==> flow/design.v <==
module APB_Slave#( parameter DWIDTH = 32, AWIDTH = 5)            
(   input                                      PCLK,             
    input                                   PRESETn,             
    input                                     PSELx,             
    input                                   PENABLE,             
    input                        [AWIDTH-1:0] PADDR,             
    input                                    PWRITE,             
    input                       [DWIDTH-1:0] PWDATA,             
    output reg                  [DWIDTH-1:0] PRDATA,             
    output                                   PREADY,             
    output                                   PSLVERR             
);  
    localparam                  [2:0] IDLE   = 3'b000;           
    localparam                  [2:0] READY  = 3'b001;           
    localparam                  [2:0] READ   = 3'b010;           
    localparam                  [2:0] WRITE  = 3'b011;           
    localparam                  [2:0] ERROR  = 3'b100;           
    reg                           [2:0] current_state;           
    reg                           [2:0]    next_state;           
    reg           [DWIDTH-1:0] mem_arr[2**AWIDTH-1:0];           
    wire          [AWIDTH-1:0]           base_address;           
    wire                                   PADDR_VALID;          
always @(posedge PCLK,negedge PRESETn)
    if(!PRESETn)
        current_state <= IDLE;  
    else
        current_state <= next_state;  
always @(*)
begin
    case(current_state)  
        IDLE : 
                next_state <= PSELx? READY:IDLE;  
        READY: 
                next_state <= !PSELx?                IDLE   
                            : !PADDR_VALID?         ERROR  
                            : !PENABLE?             READY  
                            : !PWRITE?              READ
                            :                       WRITE; 
        WRITE: 
                next_state <= !PSELx?                IDLE   
                            : !PENABLE?             READY  
                            :                       WRITE; 
        READ : 
                next_state <= !PSELx?                IDLE   
                            : !PENABLE?             READY  
                            :                       READ;  
        ERROR: 
                next_state <= PSELx&!PADDR_VALID?   ERROR  
                            : PSELx?                READY  
                            :                       IDLE;  
        default:
                next_state <= IDLE;
    endcase
end
always @(posedge PCLK)
begin
    if(current_state==READY && PSELx && PENABLE && PWRITE)
        mem_arr[PADDR] <= PWDATA;
end
always @(*)
begin
    if(current_state==READY && PSELx && PENABLE && !PWRITE)
        PRDATA = mem_arr[PADDR];
    else
        PRDATA = {DWIDTH{1'b0}};
end
    assign base_address[AWIDTH-1:0] = 'b0;
    assign PADDR_VALID = (PADDR>base_address) || (PADDR<(2**AWIDTH-1+base_address));
    assign PREADY= (current_state==READY);
    assign PSLVERR= (current_state==ERROR);
endmodule
# == Tool chain data of APB_Slave ==
# What the tools print for APB_Slave, step after step.
# Lines are those of the file above, counted from 1.
# Operators carry their Yosys type and port widths (W data, S select, Z words).
# The mark -- stands for no value.
# inputs
design,APB_Slave
clk_port,PCLK
cell_library,sky130hd
corner,tt_025C_1v80

# == Elaborated design ==
# Counts by Yosys on the flattened word-level netlist (proc, flatten, opt, wreduce; memories kept). Register bits leave out memories and registers merged into their read ports (data or address); mux counts leave out enables and synchronous resets folded into registers. Print and check cells are left out. Cells with the same type and inputs are merged into one.
# Memory sizes are those after Yosys's memory passes, which may raise the word count (mostly to a power of two), join words into wider ones and drop unused or constant bits.
# bits
regBits,3
ramBits,1024
n_memories,1
wordCells,32
# op_classes
compare,2
eq_ne,4
n_mux,15
logic,1
reduce_and_logical,8
# memory_table
name,size,width,rd,write_ports,line,text
mem_arr,32,32,1,1,20,reg           [DWIDTH-1:0] mem_arr[2**AWIDTH-1:0];
# ops
cell,n
$mux W32,2
$pmux W3 S5,1
$mux W2,5
$mux W3,3
$eq A3 B2 Y1 const B,2
$gt A5 B1 Y1 const B,1
$lt A5 B5 Y1 const B,1
$mux W5,1
$logic_and A1 B1 Y1,4
$eq A3 B1 Y1 const B,1
$eq A3 B3 Y1 const B,1
$logic_not A3 Y1,1
$mux W1,3
$logic_not A1 Y1,2
$and A1 B1 Y1,1
$logic_or A1 B1 Y1,1

# == Longest topological paths ==
# Depth = most cells in a row (Yosys ltp): at word level without a register or memory, in the mapped netlist without a sequential cell, where the memories' decode and read muxes count.
# depth
ltp_word,6
abc_area,0
depth_mapped,8
mapped_depth_nobuf,4

# == After synthesis ==
# Yosys stat after the flow's synthesis: flattened, memories mapped to cells. It holds for the ABC_AREA given above (unset counts as 0); a run with the other value may have another netlist.
# The area totals of this step are shown rounded.
# synth_totals
cells,2130
synth_area_mm2,0.0393
seq_area_mm2,0.0309
flip_flops,1029
buf_cells,129
# by_type
type,n,type_area_um2
sky130_fd_sc_hd__edfxtp_1,1024,3.07E+04
sky130_fd_sc_hd__mux2i_1,512,5.12E+03
sky130_fd_sc_hd__o22ai_1,254,1.59E+03
sky130_fd_sc_hd__nor2_1,97,364.099
sky130_fd_sc_hd__buf_2,68,340.326
sky130_fd_sc_hd__a31oi_1,32,200.192
sky130_fd_sc_hd__nor4_1,32,200.192
sky130_fd_sc_hd__clkbuf_1,48,180.173
sky130_fd_sc_hd__buf_6,9,101.347
sky130_fd_sc_hd__dfrtp_1,4,100.096
sky130_fd_sc_hd__nand4bb_1,6,67.565
sky130_fd_sc_hd__nand4b_1,5,43.792
sky130_fd_sc_hd__nor3_1,6,30.029
sky130_fd_sc_hd__or4b_1,3,30.029
sky130_fd_sc_hd__dfstp_2,1,26.275
sky130_fd_sc_hd__o22ai_2,2,25.024
sky130_fd_sc_hd__buf_4,3,22.522
sky130_fd_sc_hd__nand3b_1,3,22.522
# Other cell types: 11; their cells: 21.

# == Worst setup path after synthesis ==
# OpenSTA on the mapped netlist: ideal clock, no wires. The path of least setup slack (recovery checks aside). Input and output delay are each 20% of the period. Register names are those of the netlist, which keeps one name where synthesis merged equal registers.
# synth_path
path_type,input -> register
start,input PADDR[1]
end,memory mem_arr[27][0]
tclk_ns,5.5
in_delay_ns,1.100
launch_ns,1.100
arrival_time_ns,4.313
required_ns,5.039
setup_slack_ns,0.726
path_delay_ns,3.674
driving_pins,6
period_less_setup_slack_ns,4.774
# "path_delay_ns" = arrival - input delay + setup time.
# "driving_pins" counts driving pins, that of a launching flip-flop among them; a cell with two outputs on the path counts twice.
# "period_less_setup_slack_ns" is the clock period less the worst setup slack; recovery checks do not enter. This is arithmetic on one report: input and output delays are still those of the set period (20% each).
# The rows between start and end are the longest chain of elaborated cells between them; the timing report does not say that the signal goes this way. Where chains are equally long, one stands for them.
# Each line given opens the expression or statement behind the cell; cells for indexed reads and writes are added by Yosys, which also makes memories of some case tables.
# synth_via
cell_sequence,sky130_fd_sc_hd__buf_2 -> sky130_fd_sc_hd__buf_2 -> sky130_fd_sc_hd__buf_2 -> sky130_fd_sc_hd__buf_2 -> sky130_fd_sc_hd__nand3_1 -> sky130_fd_sc_hd__nor3_1
elab_chain_len,1
# synth_rtl
item,line,text
from (decl),6,"input                        [AWIDTH-1:0] PADDR,"
$mux W5,57,if(current_state==READY && PSELx && PENABLE && PWRITE)
to (decl),20,reg           [DWIDTH-1:0] mem_arr[2**AWIDTH-1:0];

# == Path in the finished layout ==
# From the final timing report of run 1: the path of least setup slack in the routed layout; clock arrival at registers is part of the times.
# layout_path
path_type,input -> output
start,input PADDR[4]
end,output PRDATA[13]
tclk_ns,5.45
in_delay_ns,1.09
launch_ns,1.09
arrival_time_ns,4.16
required_ns,4.36
setup_slack_ns,0.20
driving_pins,8
# The rows between start and end are the longest chain of elaborated cells between them; the timing report does not say that the signal goes this way. Where chains are equally long, one stands for them.
# The chain passes a memory read, where the word-level depth is cut; so it can be longer than that depth.
# layout_via
cell_sequence,sky130_fd_sc_hd__clkdlybuf4s50_1 -> sky130_fd_sc_hd__or4_2 -> sky130_fd_sc_hd__buf_12 -> sky130_fd_sc_hd__o22ai_1 -> sky130_fd_sc_hd__nor4_1 -> sky130_fd_sc_hd__buf_4 -> sky130_fd_sc_hd__a31oi_1 -> sky130_fd_sc_hd__clkdlybuf4s50_1
elab_chain_len,2
# layout_rtl
item,line,text
from (decl),6,"input                        [AWIDTH-1:0] PADDR,"
$mem_v2 Z32 W32,20,reg           [DWIDTH-1:0] mem_arr[2**AWIDTH-1:0];
$mux W32,62,if(current_state==READY && PSELx && PENABLE && !PWRITE)
to (decl),9,"output reg                  [DWIDTH-1:0] PRDATA,"

## Implementation results

Top module APB_Slave; platform sky130hd; tools Yosys and OpenROAD; 3 stored runs in no particular order. Input and output delays are each 20% of the period that was set; the output load is 0.01 pF.
By "worst_path_ns" is meant the share of the clock period that the worst setup path is allowed (20% is reserved at inputs, 20% at outputs), minus its slack. Clock arrival times at its registers enter into it.
Measured values are rounded.

Run 1, flow files:
==> flow/run.sh <==
#!/bin/bash
# the make line also repeats the synthesis and layout settings of config.mk as NAME=value (left out here)
make -C /OpenROAD-flow-scripts/flow DESIGN_CONFIG=/design/flow/config.mk WORK_HOME=/design/flow/orfs CLKGATE_MAP_FILE= finish
==> flow/config.mk <==
export PLATFORM = sky130hd
export DESIGN_NAME = APB_Slave
export DESIGN_NICKNAME = APB_Slave
export VERILOG_FILES = /design/flow/design.v
export SDC_FILE = /design/flow/constraint.sdc
export NUM_CORES = 4
export LEC_CHECK = 0
export CAP_MARGIN = 20
export CORE_MARGIN = 2
export CORE_UTILIZATION = 40
export SLEW_MARGIN = 20
==> flow/constraint.sdc <==
create_clock -name core_clock -period 5.45 [get_ports {PCLK}]
set_input_delay 1.0900 -clock core_clock [delete_from_list [all_inputs] [get_ports {PCLK}]]
set_output_delay 1.0900 -clock core_clock [all_outputs]
set_load 0.01 [all_outputs]

==> results of run 1, as CSV <==
result,value
worst_path_ns,3.07
path_kind,"input -> output"
tns_ns,0.000
design_die_area_mm2,0.101
layout_stdcell_area_mm2,0.0457
synth_chip_area_mm2,0.0393
worst_setup_slack_ns,0.200

Run 2, flow files:
==> flow/run.sh <==
#!/bin/bash
# the make line also repeats the synthesis and layout settings of config.mk as NAME=value (left out here)
make -C /OpenROAD-flow-scripts/flow DESIGN_CONFIG=/design/flow/config.mk WORK_HOME=/design/flow/orfs CLKGATE_MAP_FILE= finish
==> flow/config.mk <==
export PLATFORM = sky130hd
export DESIGN_NAME = APB_Slave
export DESIGN_NICKNAME = APB_Slave
export VERILOG_FILES = /design/flow/design.v
export SDC_FILE = /design/flow/constraint.sdc
export NUM_CORES = 4
export LEC_CHECK = 0
export CAP_MARGIN = 0
export CELL_PAD_IN_SITES_GLOBAL_PLACEMENT = 1
export CORE_MARGIN = 2
export CORE_UTILIZATION = 43
export MIN_ROUTING_LAYER = met2
export PLACE_DENSITY_LB_ADDON = 0.14
export SLEW_MARGIN = 20
export TNS_END_PERCENT = 40
==> flow/constraint.sdc <==
create_clock -name core_clock -period 9.52 [get_ports {PCLK}]
set_input_delay 1.9040 -clock core_clock [delete_from_list [all_inputs] [get_ports {PCLK}]]
set_output_delay 1.9040 -clock core_clock [all_outputs]
set_load 0.01 [all_outputs]

==> results of run 2, as CSV <==
result,value
synth_chip_area_mm2,0.0393
worst_path_ns,4.57
path_kind,"input -> output"
worst_setup_slack_ns,1.14
tns_ns,0.000
layout_stdcell_area_mm2,0.0452
design_die_area_mm2,0.0939

Run 3, flow files:
==> flow/run.sh <==
#!/bin/bash
# the make line also repeats the synthesis and layout settings of config.mk as NAME=value (left out here)
make -C /OpenROAD-flow-scripts/flow DESIGN_CONFIG=/design/flow/config.mk WORK_HOME=/design/flow/orfs CLKGATE_MAP_FILE= finish
==> flow/config.mk <==
export PLATFORM = sky130hd
export DESIGN_NAME = APB_Slave
export DESIGN_NICKNAME = APB_Slave
export VERILOG_FILES = /design/flow/design.v
export SDC_FILE = /design/flow/constraint.sdc
export NUM_CORES = 4
export LEC_CHECK = 0
export CAP_MARGIN = 20
export CORE_MARGIN = 2
export CORE_UTILIZATION = 63
export CTS_CLUSTER_DIAMETER = 51
export GPL_ROUTABILITY_DRIVEN = 0
export GPL_TIMING_DRIVEN = 1
export MAX_ROUTING_LAYER = met5
export MIN_ROUTING_LAYER = met2
export SLEW_MARGIN = 20
export TNS_END_PERCENT = 50
==> flow/constraint.sdc <==
create_clock -name core_clock -period 5.5 [get_ports {PCLK}]
set_input_delay 1.1000 -clock core_clock [delete_from_list [all_inputs] [get_ports {PCLK}]]
set_output_delay 1.1000 -clock core_clock [all_outputs]
set_load 0.01 [all_outputs]

==> results of run 3, as CSV <==
result,value
layout_stdcell_area_mm2,0.0452
design_die_area_mm2,0.0645
worst_path_ns,3.27
path_kind,"input -> output"
worst_setup_slack_ns,0.030
tns_ns,0.000
synth_chip_area_mm2,0.0393
